==> flow/design.v <==
module float_adder(
    input   clk,
    input   rst,
    input   [31:0]  x,
    input   [31:0]  y,
    output  reg [31:0]  z,
    output  reg [1:0]   overflow, 
    output  reg done
);
    reg [24:0]  m_x, m_y, m_z;
    reg [7:0]   exp_x, exp_y, exp_z;
    reg [2:0]   state_now;
    reg sign_z;
    reg [31:0]  x_q, y_q;
    reg [24:0] out_x,out_y,mid_y,mid_x;
    reg [7:0] move_tot;
    reg [2:0] bigger;
    parameter start = 3'b000, zerocheck = 3'b001, equalcheck = 3'b010, addm = 3'b011, normal = 3'b100, over = 3'b110;
    always @(posedge clk) begin
        if(!rst)begin
            state_now <= start;
            done <= 1'b0;
        end
        else begin
        done <= 1'b0;
        case(state_now)
            start:
                begin
                    x_q <= x;
                    y_q <= y;
                    bigger <= 2'b00;
                    exp_x <= x[30:23];
                    exp_y <= y[30:23];
                    m_x <= {1'b0, 1'b1, x[22:0]};
                    m_y <= {1'b0, 1'b1, y[22:0]};
                    out_x <= 25'b0;
                    out_y <= 25'b0;
                    move_tot <= 8'b0;
                    mid_y<={24'b0,1'b1};
                    mid_x<={24'b0,1'b1};
                    if((x[30:23] == 8'd255 && x[22:0] != 0) || (y[30:23] == 8'd255 && y[22:0] != 0)) 
                        begin
                            overflow <= 2'b11;
                            state_now <= over;
                            sign_z <= 1'b1;
                            exp_z <= 8'b11111111;
                            m_z <= 23'b11111111111111111111111;
                        end
                    else if((x[30:23] == 8'd255 && x[22:0] == 0) || (y[30:23] == 8'd255 && y[22:0] == 0)) 
                        begin
                            overflow <= 2'b11;
                            state_now <= over;
                            sign_z <= 1'b0;
                            exp_z <= 8'b11111111;
                            m_z <= 23'b0;
                        end
                    else
                        begin
                            overflow <= 2'b00;
                            state_now <= zerocheck;
                        end
                end
            zerocheck:
                begin
                    if(m_x[22:0] == 23'b0 && exp_x == 8'b0)
                        begin
                            sign_z <= y_q[31];
                            exp_z <= exp_y;
                            m_z <= m_y;
                            state_now <= over;
                        end
                    else if(m_y[22:0] == 23'b0 && exp_y == 8'b0)
                        begin
                            sign_z <= x_q[31];
                            exp_z <= exp_x;
                            m_z <= m_x;
                            state_now <= over;
                        end
                    else
                        begin
                            state_now <= equalcheck;
                        end
                    if(m_x[22:0] != 23'b0 && exp_x == 8'b0)
                        begin
                            m_x <= {1'b0, 1'b0, x_q[22:0]};
                        end
                    if(m_y[22:0] != 23'b0 && exp_y == 8'b0)
                        begin
                            m_y <= {1'b0, 1'b0, y_q[22:0]};
                        end
                end
            equalcheck:
                begin
                    if(exp_x == exp_y)
                        begin
                            if(bigger == 2'b0)
                                begin
                                    state_now <= addm; 
                                end
                            else if(bigger == 2'b10)
                                begin
                                    if(out_y > mid_y)
                                        begin
                                            m_y <= m_y + 1'b1;
                                        end 
                                    else if(out_y < mid_y)
                                        begin
                                            m_y <= m_y;
                                        end
                                    else if(out_y == m_y)
                                        begin
                                            if(m_y[0] == 1)
                                                begin
                                                    m_y <= m_y + 1'b1;
                                                end
                                            else
                                                begin
                                                    m_y <= m_y;
                                                end
                                        end
                                    state_now <= addm;
                                end
                            else if(bigger == 2'b01)
                                begin
                                    if(out_x > mid_x)
                                        begin
                                            m_x <= m_x + 1'b1;
                                        end 
                                    else if(out_x < mid_x)
                                        begin
                                            m_x <= m_x;
                                        end
                                    else if(out_x == m_x)
                                        begin
                                            if(m_x[0] == 1)
                                                begin
                                                    m_x <= m_x + 1'b1;
                                                end
                                            else
                                                begin
                                                    m_x <= m_x;
                                                end
                                        end
                                    state_now <= addm;
                                end
                        end
                    else
                        begin
                            if(exp_x > exp_y)
                                begin
                                    bigger <= 2'b01;
                                    exp_y <= exp_y + 1'b1;
                                    m_y[23:0] <= {1'b0, m_y[23:1]};
                                    out_y[move_tot] <= m_y[0];
                                    mid_y <= {mid_y[23:0], mid_y[24]};
                                    move_tot <= move_tot + 1'b1;
                                    if(m_y == 24'b0) 
                                        begin
                                            sign_z <= x_q[31];
                                            exp_z <= exp_x;
                                            m_z <= m_x;
                                            state_now <= over;
                                        end
                                    else
                                        begin
                                            state_now <= equalcheck;
                                        end
                                end 
                            else
                                begin
                                    bigger <= 2'b10;
                                    exp_x <= exp_x + 1'b1;
                                    m_x[23:0] <= {1'b0, m_x[23:1]};
                                    out_x[move_tot] <= m_x[0];
                                    mid_x <= {mid_x[23:0], mid_x[24]};
                                    move_tot <= move_tot + 1'b1;
                                    if(m_x == 24'b0) 
                                        begin
                                            sign_z <= y_q[31];
                                            exp_z <= exp_y;
                                            m_z <= m_y;
                                            state_now <= over;
                                        end
                                    else
                                        begin
                                            state_now <= equalcheck;
                                        end
                                end
                        end
                end
            addm:
                begin
                    if(x_q[31] ^ y_q[31] == 1'b0)
                        begin
                            exp_z <= exp_x;
                            sign_z <= x_q[31];
                            m_z <= m_x + m_y;
                            state_now <= normal;
                        end 
                    else
                        begin
                            if(m_x > m_y)
                                begin
                                    exp_z <= exp_x;
                                    sign_z <= x_q[31];
                                    m_z <= m_x - m_y;
                                    state_now <= normal;
                                end
                            else if(m_x < m_y)
                                begin
                                    exp_z <= exp_y;
                                    sign_z <= y_q[31];
                                    m_z <= m_y - m_x;
                                    state_now <= normal;
                                end
                            else
                                begin
                                    sign_z <= 1'b0;
                                    exp_z <= 8'b0;
                                    m_z <= 23'b0;
                                    state_now <= over;
                                end
                        end
                end
            normal:
                begin
                    if(m_z[24] == 1'b1)
                        begin
                            if(m_z[0] == 1)
                                begin
                                    m_z <= m_z + 1'b1;
                                    m_z[0] <= 0;
                                    state_now <= normal;
                                end
                            else
                                begin
                                     m_z <= {1'b0, m_z[24:1]};
                                    exp_z <= exp_z + 1'b1;
                                    state_now <= over;
                                end
                        end 
                    else
                        begin
                            if(m_z[23] == 1'b0 && exp_z >= 1)
                                begin
                                    m_z <= {m_z[23:0], 1'b0};
                                    exp_z <= exp_z - 1'b1;
                                    state_now <= normal;
                                end 
                            else
                                begin
                                    state_now <= over;
                                end
                        end
                end
            over:
                begin
                    z <= {sign_z, exp_z[7:0], m_z[22:0]};
                    done <= 1'b1;
                    if(overflow)
                        begin
                            overflow <= overflow;
                            state_now <= start;
                        end
                    else if(exp_z == 8'd255)
                        begin
                            overflow <= 2'b01;
                            state_now <= start;
                        end
                    else if(exp_z == 8'd0 && m_z[22:0] != 23'b0)
                        begin
                            overflow <= 2'b10;
                            state_now <= start;
                        end
                    else
                        begin
                            overflow <= 2'b0;
                            state_now <= start;
                        end
                end
            default:
                begin
                    state_now <= start;
                end
        endcase    
        end
    end
endmodule
**Reports on float_adder**

The steps from the RTL of float_adder to its reports follow in flow order.
Line numbers count from 1 in the design file above.
Operators: Yosys type, input widths -> output width; for muxes data width and select width s.
Cell names lack the library's common part.
The mark -- stands for no value.

- Design top: float_adder
- Clock: clk
- Cell library: sky130hd
- Corner: tt_025C_1v80

**After elaboration**

Counts by Yosys on the flattened word-level netlist (proc, flatten, opt, wreduce; memories kept). Register bits leave out memories and registers merged into their read ports (data or address). Print and check cells are left out. Cells with the same type and inputs are merged into one.

- Output and inout port bits: 35
- Cells after elaboration: 297
- Flip-flop bits (word level): 313

- Reductions and logical operators: 50
- Magnitude comparators: 8
- Bitwise gates (word level): 8
- Add/sub/neg operators: 12
- Muxes and demuxes: 143
- Equal/unequal tests: 49
- Shift-type cells: 3

Operators by type and width:

| operator | number |
|---|---|
| $mux 24 | 33 |
| $pmux 25 s2 | 4 |
| $mux 25 | 8 |
| $mux 8 | 19 |
| $pmux 24 s3 | 2 |
| $pmux 24 s5 | 1 |
| $reduce_bool 23->1 | 5 |
| $logic_not 23->1 | 4 |
| $add 25x1->25 const B | 3 |
| $gt 25x25->1 | 3 |
| $lt 25x25->1 | 3 |
| $ne 3x3->1 const B | 18 |
| $shift 1x9->25 | 2 |
| $sub 25x25->25 | 2 |
| $eq 25x25->1 | 2 |
| $and 25x25->25 | 2 |
| $or 25x25->25 | 2 |
| $logic_not 25->1 | 2 |
| $pmux 8 s2 | 3 |
| $mux 1 | 41 |
| $pmux 8 s5 | 1 |
| $reduce_and 9->1 | 4 |
| $mux 3 | 12 |
| $add 8x1->8 const B | 4 |
| $shift 1x9->25 const A | 1 |
| $add 25x25->25 | 1 |
| $not 25->25 | 1 |
| $ne 4x4->1 const B | 6 |

Other operator kinds: 34; their cells: 84.

**Longest topological paths**

Depth = most cells in a row (Yosys ltp): at word level without a register or memory, in the mapped netlist without a sequential cell, where the memories' decode and read muxes count.

- Word-level depth: 10
- ABC_AREA: 1
- Gate-level depth with buffers: 19
- Mapped depth without buffers: 17

**Synthesis result**

The flow's flattened synthesis, as Yosys stat reports it; memories are mapped. The netlist is that of the ABC_AREA named above (0 if unset); the other value can give another one.

Cell types:

| cell | number | total area (µm²) |
|---|---|---|
| edfxtp_1 | 290 | 8.71E+03 |
| nand2_1 | 798 | 3E+03 |
| ha_1 | 147 | 1.84E+03 |
| inv_1 | 460 | 1.73E+03 |
| nand3_1 | 281 | 1.41E+03 |
| a21oi_1 | 266 | 1.33E+03 |
| nor2_1 | 344 | 1.29E+03 |
| o21ai_0 | 166 | 830.797 |
| nand4_1 | 118 | 738.208 |
| xor2_1 | 76 | 665.638 |
| nor3_1 | 55 | 275.264 |
| clkbuf_1 | 67 | 251.491 |
| xnor2_1 | 25 | 218.96 |
| nor4_1 | 33 | 206.448 |
| dfxtp_1 | 10 | 200.192 |
| buf_2 | 31 | 155.149 |
| nor2_2 | 22 | 137.632 |
| buf_4 | 18 | 135.13 |

Not listed: further types 40, cells in them 185.

- Mapped flip-flops: 300
- Cells in the netlist: 3392
- Buffer cells: 127
- Synthesis area: 24467.2 µm²

**Path before layout**

OpenSTA on the mapped netlist: ideal clock, no wires. The path of least setup slack (recovery checks aside). Input and output delay are each 20% of the period. Register names are those of the netlist, which keeps one name where synthesis merged equal registers.

- Path kind: register to register
- From: register exp_x[7]
- To: register exp_x[0]
- Slack: 0.583 ns
- Delay of the path: 4.417 ns
- Arrival: 3.943 ns
- Stages: 10
- Period: 5.0 ns
- Synthesis period reached: 4.417 ns

"delay of the path" = arrival - input delay + setup time.
"stages" counts driving pins, that of a launching flip-flop among them; a cell with two outputs on the path counts twice.
"synthesis period reached" = period - worst setup slack (recovery checks aside). The figure is calculated, with input and output delays left at 20% of the set period.
Between the ends stands the longest chain of elaborated cells between them, by number of cells; it is not shown to be the way that was timed. Of several equally long chains one is given.
A line is the first line of the expression or statement that the cell stems from. Yosys adds cells for indexed reads and writes and turns some case tables into memories.
The path ends at the enable pin of a flip-flop; only ways to that pin are counted.

- Cells stage by stage: edfxtp_1 ha_1 nand2_1 nor2_1 nand2_1 inv_1 nor2_4 nand2_1 inv_1 nor2_1
- Cells in the longest elaborated chain: 3
- Elaborated cells on any way between the ends: 5
- RTL lines with such cells: 2

RTL lines, path after synthesis:

| item | RTL line | RTL |
|---|---|---|
| start, declared | 11 | `reg [7:0]   exp_x, exp_y, exp_z;` |
| start, assigned | 32 | `exp_x <= x[30:23];` |
| start, assigned | 172 | `exp_x <= exp_x + 1'b1;` |
| $gt 8x8->1 | 149 | `if(exp_x > exp_y)` |
| $ne 2x2->1 | -- |  |
| $reduce_and 4->1 | -- |  |
| end, assigned | 32 |  |
| end, assigned | 172 |  |
| end, declared | 11 |  |

**Timing after layout**

Path of least setup slack in the final report of record 3 (OpenROAD, finished layout, wires in). Where an end is a register, its clock arrival counts in the times.

- Path kind: register to register
- From: register m_x[8]
- To: register m_z[7]
- Slack: -0.54 ns
- Arrival: 3.40 ns
- Stages: 20
- Period: 2.49 ns

Between the ends stands the longest chain of elaborated cells between them, by number of cells; it is not shown to be the way that was timed. Of several equally long chains one is given.
At most two assigning lines are given for a register; there are more.
Ways into the end's enable are left out, as the timed path ends at the data pin.

- Cells stage by stage: edfxtp_1 clkbuf_8 clkinvlp_4 ha_4 nand2_4 inv_2 nand2_2 nand2_2 inv_2 nand3_4 nand2_4 nand3_4 nand2_8 inv_8 buf_12 buf_4 nand2_2 nand3_2 nand3_4 nand3_2
- Cells in the longest elaborated chain: 5
- Elaborated cells on any way between the ends: 13
- RTL lines with such cells: 8

RTL lines, path post-layout:

| item | RTL line | RTL |
|---|---|---|
| start, declared | 10 | `reg [24:0]  m_x, m_y, m_z;` |
| start, assigned | 34 | `m_x <= {1'b0, 1'b1, x[22:0]};` |
| start, assigned | 85 | `m_x <= {1'b0, 1'b0, x_q[22:0]};` |
| $lt 25x25->1 | 209 | `else if(m_x < m_y)` |
| $mux 24 | 209 |  |
| $mux 24 | 202 | `if(m_x > m_y)` |
| $mux 24 | 193 | `if(x_q[31] ^ y_q[31] == 1'b0)` |
| $pmux 24 s5 | 26 | `case(state_now)` |
| end, assigned | 69 | `m_z <= m_y;` |
| end, assigned | 76 | `m_z <= m_x;` |
| end, declared | 10 |  |

Appendix: measured runs

Stored flow runs of float_adder (3 of them; Yosys, OpenROAD, sky130hd). They differ in their settings and are not a sequence. Constraints: input delay and output delay 20% of the set period each, output load 0.01 pF.
"worst path time": the worst setup path's part of the clock period (all of it between registers, 20% less for each end at a port) less its slack. A launch clock that arrives late makes it longer, a capture clock that arrives late makes it shorter.
"total power of the final layout" is the tool's figure for a default switching activity; nothing was simulated.

### Record 1

==> flow/run.sh <==
#!/bin/bash
# the make line also repeats the synthesis and layout settings of config.mk as NAME=value (left out here)
make -C /OpenROAD-flow-scripts/flow DESIGN_CONFIG=/design/flow/config.mk WORK_HOME=/design/flow/orfs CLKGATE_MAP_FILE= finish
==> flow/config.mk <==
export PLATFORM = sky130hd
export DESIGN_NAME = float_adder
export DESIGN_NICKNAME = float_adder
export VERILOG_FILES = /design/flow/design.v
export SDC_FILE = /design/flow/constraint.sdc
export NUM_CORES = 4
export LEC_CHECK = 0
export CAP_MARGIN = 5
export CELL_PAD_IN_SITES_DETAIL_PLACEMENT = 1
export CELL_PAD_IN_SITES_GLOBAL_PLACEMENT = 0
export CORE_ASPECT_RATIO = 0.78
export CORE_MARGIN = 6
export CORE_UTILIZATION = 65
export CTS_CLUSTER_DIAMETER = 310
export CTS_CLUSTER_SIZE = 54
export MIN_ROUTING_LAYER = met2
export SETUP_SLACK_MARGIN = 0.69
export SLEW_MARGIN = 20
==> flow/constraint.sdc <==
create_clock -name core_clock -period 2.45 [get_ports {clk}]
set_input_delay 0.4900 -clock core_clock [delete_from_list [all_inputs] [get_ports {clk}]]
set_output_delay 0.4900 -clock core_clock [all_outputs]
set_load 0.01 [all_outputs]

Outcome of record 1: no final report: placement broke off with DPL-0033

### Record 2

==> flow/run.sh <==
#!/bin/bash
# the make line also repeats the synthesis and layout settings of config.mk as NAME=value (left out here)
make -C /OpenROAD-flow-scripts/flow DESIGN_CONFIG=/design/flow/config.mk WORK_HOME=/design/flow/orfs CLKGATE_MAP_FILE= finish
==> flow/config.mk <==
export PLATFORM = sky130hd
export DESIGN_NAME = float_adder
export DESIGN_NICKNAME = float_adder
export VERILOG_FILES = /design/flow/design.v
export SDC_FILE = /design/flow/constraint.sdc
export NUM_CORES = 4
export LEC_CHECK = 0
export ABC_AREA = 1
export CAP_MARGIN = 20
export CELL_PAD_IN_SITES_GLOBAL_PLACEMENT = 1
export CORE_ASPECT_RATIO = 1.06
export CORE_MARGIN = 2
export CORE_UTILIZATION = 40
export CTS_CLUSTER_DIAMETER = 361
export CTS_CLUSTER_SIZE = 70
export GPL_ROUTABILITY_DRIVEN = 0
export GPL_TIMING_DRIVEN = 0
export HOLD_SLACK_MARGIN = 0.04
export MIN_ROUTING_LAYER = met2
export PLACE_DENSITY_LB_ADDON = 0.26
export SETUP_SLACK_MARGIN = -0.13
export SLEW_MARGIN = 20
==> flow/constraint.sdc <==
create_clock -name core_clock -period 2.49 [get_ports {clk}]
set_input_delay 0.4980 -clock core_clock [delete_from_list [all_inputs] [get_ports {clk}]]
set_output_delay 0.4980 -clock core_clock [all_outputs]
set_load 0.01 [all_outputs]

Outcome of record 2: no final report: routing broke off with GRT-0232

### Record 3

==> flow/run.sh <==
#!/bin/bash
# the make line also repeats the synthesis and layout settings of config.mk as NAME=value (left out here)
make -C /OpenROAD-flow-scripts/flow DESIGN_CONFIG=/design/flow/config.mk WORK_HOME=/design/flow/orfs CLKGATE_MAP_FILE= finish
==> flow/config.mk <==
export PLATFORM = sky130hd
export DESIGN_NAME = float_adder
export DESIGN_NICKNAME = float_adder
export VERILOG_FILES = /design/flow/design.v
export SDC_FILE = /design/flow/constraint.sdc
export NUM_CORES = 4
export LEC_CHECK = 0
export ABC_AREA = 1
export CAP_MARGIN = 20
export CORE_ASPECT_RATIO = 0.61
export CORE_MARGIN = 7
export CORE_UTILIZATION = 40
export CTS_CLUSTER_DIAMETER = 361
export CTS_CLUSTER_SIZE = 70
export GPL_TIMING_DRIVEN = 0
export PLACE_DENSITY_LB_ADDON = 0.26
export SETUP_SLACK_MARGIN = -0.13
export SLEW_MARGIN = 20
==> flow/constraint.sdc <==
create_clock -name core_clock -period 2.49 [get_ports {clk}]
set_input_delay 0.4980 -clock core_clock [delete_from_list [all_inputs] [get_ports {clk}]]
set_output_delay 0.4980 -clock core_clock [all_outputs]
set_load 0.01 [all_outputs]

Results of record 3:
- Worst path time: 3.03 ns
- Worst path kind: register to register
- Total power of the final layout: 17.546 mW
- Worst-case hold slack: 0.394 ns
- Worst setup slack after layout: -0.540 ns
- Cell area after synthesis: 24467.2 µm²
- Die area: 68502.2 µm²
- Setup total negative slack: -44.907 ns
- Standard-cell area after layout: 31636.6 µm²
